==> flow/design.v <==
module convolution_core (
input clk,
input reset,
input [31:0] value0,
input [31:0] value1,
input [31:0] value2,
input [31:0] value3,
input [31:0] value4,
input [31:0] value5,
input [31:0] value6,
input [31:0] value7,
input [31:0] value8,
input caculating_start,
output reg caculating_done,
input res_done,
output reg [31:0] ret
);
	parameter kernel0 = 8'd1;
	parameter kernel1 = 8'd2;
	parameter kernel2 = 8'd3;
	parameter kernel3 = 8'd4;
	parameter kernel4 = 8'd5;
	parameter kernel5 = 8'd6;
	parameter kernel6 = 8'd7;
	parameter kernel7 = 8'd8;
	parameter kernel8 = 8'd9;
	reg [31:0] Add0,Add1,Add2,Add3,Add4,Add5,Add6,Add7,Add8;
	reg [1:0] status;
	reg [31:0] reg_31, reg_32, reg_33;
	always @(posedge clk) begin
		if (reset) begin
			status <= 2'b00;
			ret <= 32'hffffffff;
			caculating_done <= 1'b0;
		end else if (status == 2'b00 && caculating_start) begin
			Add0 <= value0 * kernel0;
			Add1 <= value1 * kernel1;
			Add2 <= value2 * kernel2;
			Add3 <= value3 * kernel3;
			Add4 <= value4 * kernel4;
			Add5 <= value5 * kernel5;
			Add6 <= value6 * kernel6;
			Add7 <= value7 * kernel7;
			Add8 <= value8 * kernel8;
			status <= 1'b01;
		end else if (status == 2'b01 && caculating_start) begin
			reg_31 <= Add0+Add1+Add2;
			reg_32 <= Add3+Add4+Add5;
			reg_33 <= Add6+Add7+Add8;
			status <= 2'b10;
		end else if (status == 2'b10 && caculating_start) begin
			ret <= reg_31 + reg_32 + reg_33;
			status <= 2'b11;  
			caculating_done <= 1'b1;
		end else  if (caculating_start == 1'b0)begin
			caculating_done <= 1'b0;
			status <= 2'b00;
		end
	end 
endmodule
`timescale 1 ps / 1 ps
module chris_slave (
		input  wire [3:0]  avs_s0_address,      
		input  wire        avs_s0_read,         
		output wire [31:0] avs_s0_readdata,     
		input  wire        avs_s0_write,        
		input  wire [31:0] avs_s0_writedata,    
		output wire        avs_s0_waitrequest,  
		input  wire        clock_clk,           
		input  wire        reset_reset,         
		output wire        LEDR                 
	);
	reg [31:0] reg_out;
	assign avs_s0_readdata = reg_out;
   reg			Reg_Status_Read;
   reg			Reg_Status_Write;
	reg 			reg_write_done;
	reg 			reg_read_done;
   reg [31:0] 		reg_value[8:0];
	reg 				led_out;
	reg [31:0] reg_res;
   assign avs_s0_waitrequest = Reg_Status_Read&Reg_Status_Write;
	assign LEDR = led_out;
	reg reg_module_caculation_end;
	reg reg_modue_caculating_start;
	reg reg_module_end;
	reg reg_module_start;
   convolution_core instance_convolution(.clk(clock_clk),
	.reset(reset_reset),
	.value0(reg_value[0]),
	.value1(reg_value[1]),
	.value2(reg_value[2]),
	.value3(reg_value[3]),
	.value4(reg_value[4]),
	.value5(reg_value[5]),
	.value6(reg_value[6]),
	.value7(reg_value[7]),
	.value8(reg_value[8]),
	.caculating_start(reg_modue_caculating_start),
	.caculating_done(reg_module_caculation_end),
	.res_done(reg_module_end),
	.ret(reg_res)
	);
	 reg [3:0] reg_current_status, reg_next_status;
	 parameter IDLE = 4'b0001;
    parameter CALCULATING = 4'b0010;
    parameter WAITTING = 4'b0100;
    parameter FINISH = 4'b1000;
	 always@(posedge clock_clk)
    begin
        if(reset_reset)
            reg_current_status <= IDLE;
        else
            reg_current_status <= reg_next_status;
    end
    always@(reg_current_status or reg_read_done or reg_module_caculation_end or reg_write_done or reset_reset)
    begin
        if(reset_reset)
            reg_next_status = IDLE;
        else
        begin
            case(reg_current_status)
                IDLE:reg_next_status = reg_read_done?CALCULATING:IDLE;
                CALCULATING:reg_next_status = reg_module_caculation_end?WAITTING:CALCULATING;
                WAITTING:reg_next_status = reg_write_done?FINISH:WAITTING;
                FINISH: reg_next_status = IDLE;
                default: reg_next_status = IDLE;
            endcase
        end
    end
	 always@(posedge clock_clk) begin
		if (reset_reset) begin
			led_out <= 1'b0;
			reg_module_start<= 1'b0;
			reg_module_end	<= 1'b0;
			reg_modue_caculating_start <= 1'b0;
		end else begin
		case(reg_current_status)
			IDLE: begin
				reg_module_start<= 1'b0;
				reg_module_end	<= 1'b0;
				reg_modue_caculating_start <= 1'b0;
			end
			CALCULATING: begin
				led_out <= 1'b1;
				reg_module_start <= 1'b1;
				reg_modue_caculating_start <= 1'b1;
			end
			WAITTING:begin
				reg_modue_caculating_start <= 1'b0;
				reg_module_end <= 1'b1;
			end
			FINISH:begin
				reg_module_start <= 1'b0;
				reg_module_end	<= 1'b0;
				reg_modue_caculating_start <= 1'b0;
				led_out <= 1'b0;
			end
			default:begin
			end
		endcase
	 end 
	 end
	always @(posedge clock_clk)
	  if (reset_reset) begin
			Reg_Status_Write <= 1'b1;
			reg_read_done <= 1'b0;
			reg_value[0] <= 32'h00000000;
			reg_value[1] <= 32'h00000000;
			reg_value[2] <= 32'h00000000;
			reg_value[3] <= 32'h00000000;
			reg_value[4] <= 32'h00000000;
			reg_value[5] <= 32'h00000000;
			reg_value[6] <= 32'h00000000;
			reg_value[7] <= 32'h00000000;
			reg_value[8] <= 32'h00000000;			
	  end else if (!avs_s0_waitrequest && avs_s0_write) begin
			case (avs_s0_address[3:0])
				4'b0000: reg_value[0] <= avs_s0_writedata;
				4'b0001: reg_value[1] <= avs_s0_writedata;
				4'b0010: reg_value[2] <= avs_s0_writedata;
				4'b0011: reg_value[3] <= avs_s0_writedata;
				4'b0100: reg_value[4] <= avs_s0_writedata;
				4'b0101: reg_value[5] <= avs_s0_writedata;
				4'b0110: reg_value[6] <= avs_s0_writedata;
				4'b0111: reg_value[7] <= avs_s0_writedata;
				4'b1000:begin
					reg_value[8] <= avs_s0_writedata;
					reg_read_done <= 1'b1;  
				end
			endcase		
			Reg_Status_Write <= 1'b1;
	  end else if (avs_s0_waitrequest && avs_s0_write)begin
			Reg_Status_Write <= 1'b0;
	  end else begin
			if(reg_module_end) begin
				reg_read_done <= 1'b0;
			end 
			Reg_Status_Write <= 1'b1;	
	  end
   always @(posedge clock_clk)
	if (reset_reset) begin
		Reg_Status_Read <= 1'b1;	
		reg_write_done <= 1'b0;
		reg_out <= 32'hffffffff;
	end else if (!avs_s0_waitrequest && avs_s0_read) begin
		Reg_Status_Read <= 1'b1;
		reg_write_done <= 1'b1;	
	end else if(avs_s0_waitrequest && avs_s0_read && reg_current_status == WAITTING) begin
		case (avs_s0_address[3:0])
				4'b0000: reg_out <= reg_value[0];
				4'b0001: reg_out <= reg_value[1];
				4'b0010: reg_out <= reg_value[2];
				4'b0011: reg_out <= reg_value[3];
				4'b0100: reg_out <= reg_value[4];
				4'b0101: reg_out <= reg_value[5];
				4'b0110: reg_out <= reg_value[6];
				4'b0111: reg_out <= reg_value[7];
				4'b1000: reg_out <= reg_value[8];
				4'b1001: reg_out <= reg_res;
			default:reg_out <= 32'hffffffff;
		endcase
		Reg_Status_Read <= 1'b0;	
	end else begin
		Reg_Status_Read <= 1'b1;
		if (reg_module_end) begin
			reg_write_done <= 1'b0;
		end
	end
endmodule
======== Step by step through the tools: chris_slave ========
What the tools print for chris_slave, step after step.
Lines are those of the file above, counted from 1.
Library cell names are shortened.
The mark -- stands for no value.
inputs
  design top .............................. chris_slave
  clock ................................... clock_clk
  standard-cell library ................... sky130hd
  corner .................................. tt_025C_1v80

======== Elaborated design ========
Counts by Yosys on the flattened word-level netlist (proc, flatten, opt, wreduce). Print and check cells are left out. Cells with the same type and inputs are merged into one.
word-level totals
  clocked read ports x word width ......... 0
  register bits after elaboration ......... 743
  output and inout port bits .............. 34
  RAM bits ................................ 0
  memory cells ............................ 0
  ROM bits ................................ 0
  bits in latches ......................... 0
operators by class
  reductions and logical operators ........ 37
  multiply operators ...................... 5
  div/mod/pow operators ................... 0
  order comparisons ....................... 0
  muxes and demuxes ....................... 22
  eq/ne operators ......................... 21
  bitwise gates (word level) .............. 5
  shift operators ......................... 0
  $add $sub $neg .......................... 8
operators with widths
  kind                                                              number
  32-bit parallel mux with 10-bit select                            1
  32-bit adder                                                      8
  32-bit by 3-bit multiplier with 32-bit output with constant B     2
  32-bit by 4-bit multiplier with 32-bit output with constant B     1
  32-bit by 2-bit multiplier with 31-bit output with constant B     1
  32-bit by 2-bit multiplier with 32-bit output with constant B     1
  2-bit AND reduction                                               12
  4-bit by 3-bit equality test with 1-bit output with constant B    5
  3-bit AND reduction                                               4
  4-bit by 2-bit equality test with 1-bit output with constant B    3
  4-bit equality test with constant B                               3
  4-bit parallel mux with 3-bit select                              1
  1-bit two-way mux                                                 11
  2-bit nonzero test                                                5
  1-bit logical AND                                                 8
  2-bit OR reduction                                                4
  4-bit by 1-bit equality test with 1-bit output with constant B    2
  2-bit two-way mux                                                 4
  1-bit parallel mux with 2-bit select                              3
  1-bit inverter                                                    4
  2-bit by 1-bit inequality test with 1-bit output with constant B  2
  2-bit inequality test with constant B                             2
  4-bit by 1-bit inequality test with 1-bit output with constant B  1
  4-bit zero test                                                   1
  4-bit two-way mux                                                 1
  3-bit by 1-bit inequality test with 1-bit output with constant B  1
  3-bit OR reduction                                                1
  3-bit two-way mux                                                 1
Other operator kinds: 5; their cells: 5.

======== Depth ========
Depth = most cells in a row (Yosys ltp): at word level without a register or memory, in the mapped netlist without a sequential cell, where the memories' decode and read muxes count.
logic depth
  depth after elaboration ................. 5
  ABC_AREA ................................ 0
  depth in mapped cells ................... 15

======== Mapped cells and area ========
Yosys stat after the flow's synthesis: flattened, memories mapped to cells. It holds for the ABC_AREA given above (unset counts as 0); a run with the other value may have another netlist.
cells by type
  cell type  number  area in all (um^2)
  edfxtp_1   377     1.13E+04
  dfxtp_1    367     7.35E+03
  ha_1       325     4066.4
  fa_1       156     3.12E+03
  nand2_1    776     2.91E+03
  a21oi_1    520     2.6E+03
  xnor2_1    171     1.5E+03
  a21o_1     102     765.734
  a22oi_1    98      735.706
  clkbuf_1   191     716.938
  nor2_1     171     641.866
  o21ai_0    120     600.576
  nand3_1    119     595.571
  xor2_1     66      578.054
  inv_1      83      311.549
  a222oi_1   31      310.298
  o21bai_1   38      285.274
  a211oi_1   36      270.259
Other cell types: 57; their cells: 428.
synthesis totals
  mapped flip-flops ....................... 744
  standard cells after synthesis .......... 4175
  sequential part of the area ............. 18667.9 um^2
  mapped area ............................. 41692.5 um^2
The figures by module come from a second, unflattened synthesis with its own total; it is not the netlist above.
unflattened totals
  cell total of the unflattened synthesis .. 4241
  area total of the unflattened synthesis .. 43290.3 um^2
Rows give one instance, submodules left out.
modules
  module            cells  times used  area (um^2)
  convolution_core  2475   1           29303.1
  chris_slave       1766   1           13987.2

======== Worst setup path after synthesis ========
OpenSTA on the mapped netlist: ideal clock, no wires. The path of least setup slack (recovery checks aside). Input and output delay are each 20% of the period. Register names are those of the netlist, which keeps one name where synthesis merged equal registers.
timing after synthesis
  path type ............................... in2reg
  start point ............................. in reset_reset
  end point ............................... reg instance_convolution.reg_31[0]
  setup slack ............................. -3.024 ns
  external input delay .................... 1.200 ns
  clock period ............................ 6.0 ns
  required time ........................... 5.313 ns
  stages .................................. 3
  arrival time ............................ 8.336 ns
  path delay .............................. 7.823 ns
  synthesis period reached ................ 9.024 ns
"path delay" = arrival - input delay + setup time.
"stages" counts driving pins, that of a launching flip-flop among them; a cell with two outputs on the path counts twice.
"synthesis period reached" = period - worst setup slack (recovery checks aside). The figure is calculated, with input and output delays left at 20% of the set period.
Between the ends stands the longest chain of elaborated cells between them, by number of cells; it is not shown to be the way that was timed. Of several equally long chains one is given.
Each line given opens the expression or statement behind the cell; cells for indexed reads and writes are added by Yosys, which also makes memories of some case tables.
between the ends, after synthesis
  path through ............................ inv_1 -> nand2_1 -> nor3b_1
  cells in the longest elaborated chain ... 2
  elaborated cells between the ends (all ways) .. 2
  RTL lines with such cells ............... 0
  those cells by class .................... 1 x logic; 1 x reduce/logical
RTL lines, path after synthesis
  element              line  source
  start, declared      70    input wire reset_reset,
  1-bit inverter       --
  3-bit AND reduction  --
  end, assigned        47    reg_31 <= Add0+Add1+Add2;
  end, declared        29    reg [31:0] reg_31, reg_32, reg_33;

======== Timing after layout ========
Path of least setup slack in the final report of job 1 (OpenROAD, finished layout, wires in). Where an end is a register, its clock arrival counts in the times.
timing after layout
  path type ............................... reg2reg
  start point ............................. reg instance_convolution.Add3[2]
  end point ............................... reg instance_convolution.reg_32[28]
  setup slack ............................. -0.65 ns
  required time ........................... 3.52 ns
  arrival time ............................ 4.17 ns
  clock period ............................ 3.13 ns
  stages .................................. 15
Between the ends stands the longest chain of elaborated cells between them, by number of cells; it is not shown to be the way that was timed. Of several equally long chains one is given.
between the ends, after layout
  path through ............................ edfxtp_1 -> fa_1 -> ha_2 -> inv_2 -> fa_2 -> nor2b_2 -> o31a_1 -> nand4_1 -> a31oi_2 -> a311o_1 -> a211oi_2 -> o31a_1 -> o21bai_1 -> a21oi_1 -> xnor2_1
  cells in the longest elaborated chain ... 2
  elaborated cells between the ends (all ways) .. 2
  RTL lines with such cells ............... 1
  those cells by class .................... 2 x add/sub
RTL lines, path after layout
  element                    line  source
  start, declared            27    reg [31:0] Add0,Add1,Add2,Add3,Add4,Add5,Add6,Add7,Add8;
  start, assigned            39    Add3 <= value3 * kernel3;
  32-bit adder (2 in a row)  48    reg_32 <= Add3+Add4+Add5;
  end, assigned              48
  end, declared              29    reg [31:0] reg_31, reg_32, reg_33;

Appendix: measured runs

Record of 6 stored runs of the RTL-to-layout flow on chris_slave, platform sky130hd. The runs are unordered. Constraints: input delay and output delay 20% of the set period each, output load 0.01 pF.
"clock period achieved" is the run's clock period less its worst setup slack. It is reckoned from that one timing run; input and output delays stay at 20% of the period that was set.

---- job 1 ----
settings
  CORE_UTILIZATION = 40
  period_ns = 3.13
  CAP_MARGIN = 20
  CORE_MARGIN = 2
  SLEW_MARGIN = 20
results
  die size ................................ 106831.0 um^2
  setup TNS ............................... -17.229 ns
  setup slack of the worst path ........... -0.651 ns
  clock period achieved ................... 3.781 ns
  std-cell area (final layout) ............ 52636.7 um^2
  chip area in the Yosys report ........... 41692.5 um^2
  worst-case hold slack ................... 0.277 ns
  utilization in the final report ......... 50.9 %

---- job 2 ----
settings
  ABC_AREA = 1
  CAP_MARGIN = 0
  CELL_PAD_IN_SITES_DETAIL_PLACEMENT = 2
  CELL_PAD_IN_SITES_GLOBAL_PLACEMENT = 1
  CORE_ASPECT_RATIO = 0.7
  CORE_MARGIN = 6
  CORE_UTILIZATION = 29
  CTS_CLUSTER_DIAMETER = 200
  CTS_CLUSTER_SIZE = 31
  GPL_ROUTABILITY_DRIVEN = 1
  GPL_TIMING_DRIVEN = 1
  HOLD_SLACK_MARGIN = 0.19
  PLACE_DENSITY_LB_ADDON = 0.28
  SETUP_SLACK_MARGIN = 0.0
  SLEW_MARGIN = 10
  TNS_END_PERCENT = 20
  period_ns = 3.18
results
  clock period achieved ................... 3.158 ns
  setup TNS ............................... 0.000 ns
  std-cell area (final layout) ............ 51010.2 um^2
  setup slack of the worst path ........... 0.022 ns
  utilization in the final report ......... 32.6 %
  chip area in the Yosys report ........... 46180.5 um^2
  worst-case hold slack ................... 0.265 ns
  die size ................................ 169117.0 um^2

---- job 3 ----
settings
  CORE_UTILIZATION = 40
  period_ns = 4.24
  CAP_MARGIN = 20
  CORE_MARGIN = 2
  SLEW_MARGIN = 20
results
  std-cell area (final layout) ............ 46886.2 um^2
  die size ................................ 106831.0 um^2
  setup slack of the worst path ........... 0.179 ns
  clock period achieved ................... 4.061 ns
  worst-case hold slack ................... 0.449 ns
  setup TNS ............................... 0.000 ns
  chip area in the Yosys report ........... 41692.5 um^2
  utilization in the final report ......... 45.3 %

---- job 4 ----
settings
  ABC_AREA = 1
  CAP_MARGIN = 0
  CELL_PAD_IN_SITES_DETAIL_PLACEMENT = 2
  CELL_PAD_IN_SITES_GLOBAL_PLACEMENT = 2
  CORE_ASPECT_RATIO = 0.7
  CORE_MARGIN = 5
  CORE_UTILIZATION = 29
  CTS_CLUSTER_DIAMETER = 301
  CTS_CLUSTER_SIZE = 31
  GPL_ROUTABILITY_DRIVEN = 0
  GPL_TIMING_DRIVEN = 0
  HOLD_SLACK_MARGIN = 0.19
  PLACE_DENSITY_LB_ADDON = 0.28
  SETUP_SLACK_MARGIN = 0.0
  SLEW_MARGIN = 10
  TNS_END_PERCENT = 20
  period_ns = 3.18
results
  clock period achieved ................... 3.364 ns
  setup TNS ............................... -0.670 ns
  std-cell area (final layout) ............ 50626.1 um^2
  die size ................................ 167451.0 um^2
  utilization in the final report ......... 32.0 %
  worst-case hold slack ................... 0.307 ns
  setup slack of the worst path ........... -0.184 ns
  chip area in the Yosys report ........... 46180.5 um^2

---- job 5 ----
settings
  ABC_AREA = 1
  CELL_PAD_IN_SITES_GLOBAL_PLACEMENT = 1
  CTS_CLUSTER_DIAMETER = 190
  MIN_ROUTING_LAYER = met1
  period_ns = 6.0
  CAP_MARGIN = 20
  CORE_MARGIN = 2
  CORE_UTILIZATION = 40
  SLEW_MARGIN = 20
results
  clock period achieved ................... 3.786 ns
  utilization in the final report ......... 44.8 %
  die size ................................ 118185.0 um^2
  setup slack of the worst path ........... 2.214 ns
  std-cell area (final layout) ............ 51341.7 um^2
  chip area in the Yosys report ........... 46180.5 um^2
  setup TNS ............................... 0.000 ns
  worst-case hold slack ................... 0.429 ns

---- job 6 ----
settings
  CORE_UTILIZATION = 40
  period_ns = 6.0
  CAP_MARGIN = 20
  CORE_MARGIN = 2
  SLEW_MARGIN = 20
results
  die size ................................ 106831.0 um^2
  setup TNS ............................... 0.000 ns
  worst-case hold slack ................... 0.445 ns
  clock period achieved ................... 4.230 ns
  setup slack of the worst path ........... 1.770 ns
  chip area in the Yosys report ........... 41692.5 um^2
  std-cell area (final layout) ............ 46699.8 um^2
  utilization in the final report ......... 45.1 %
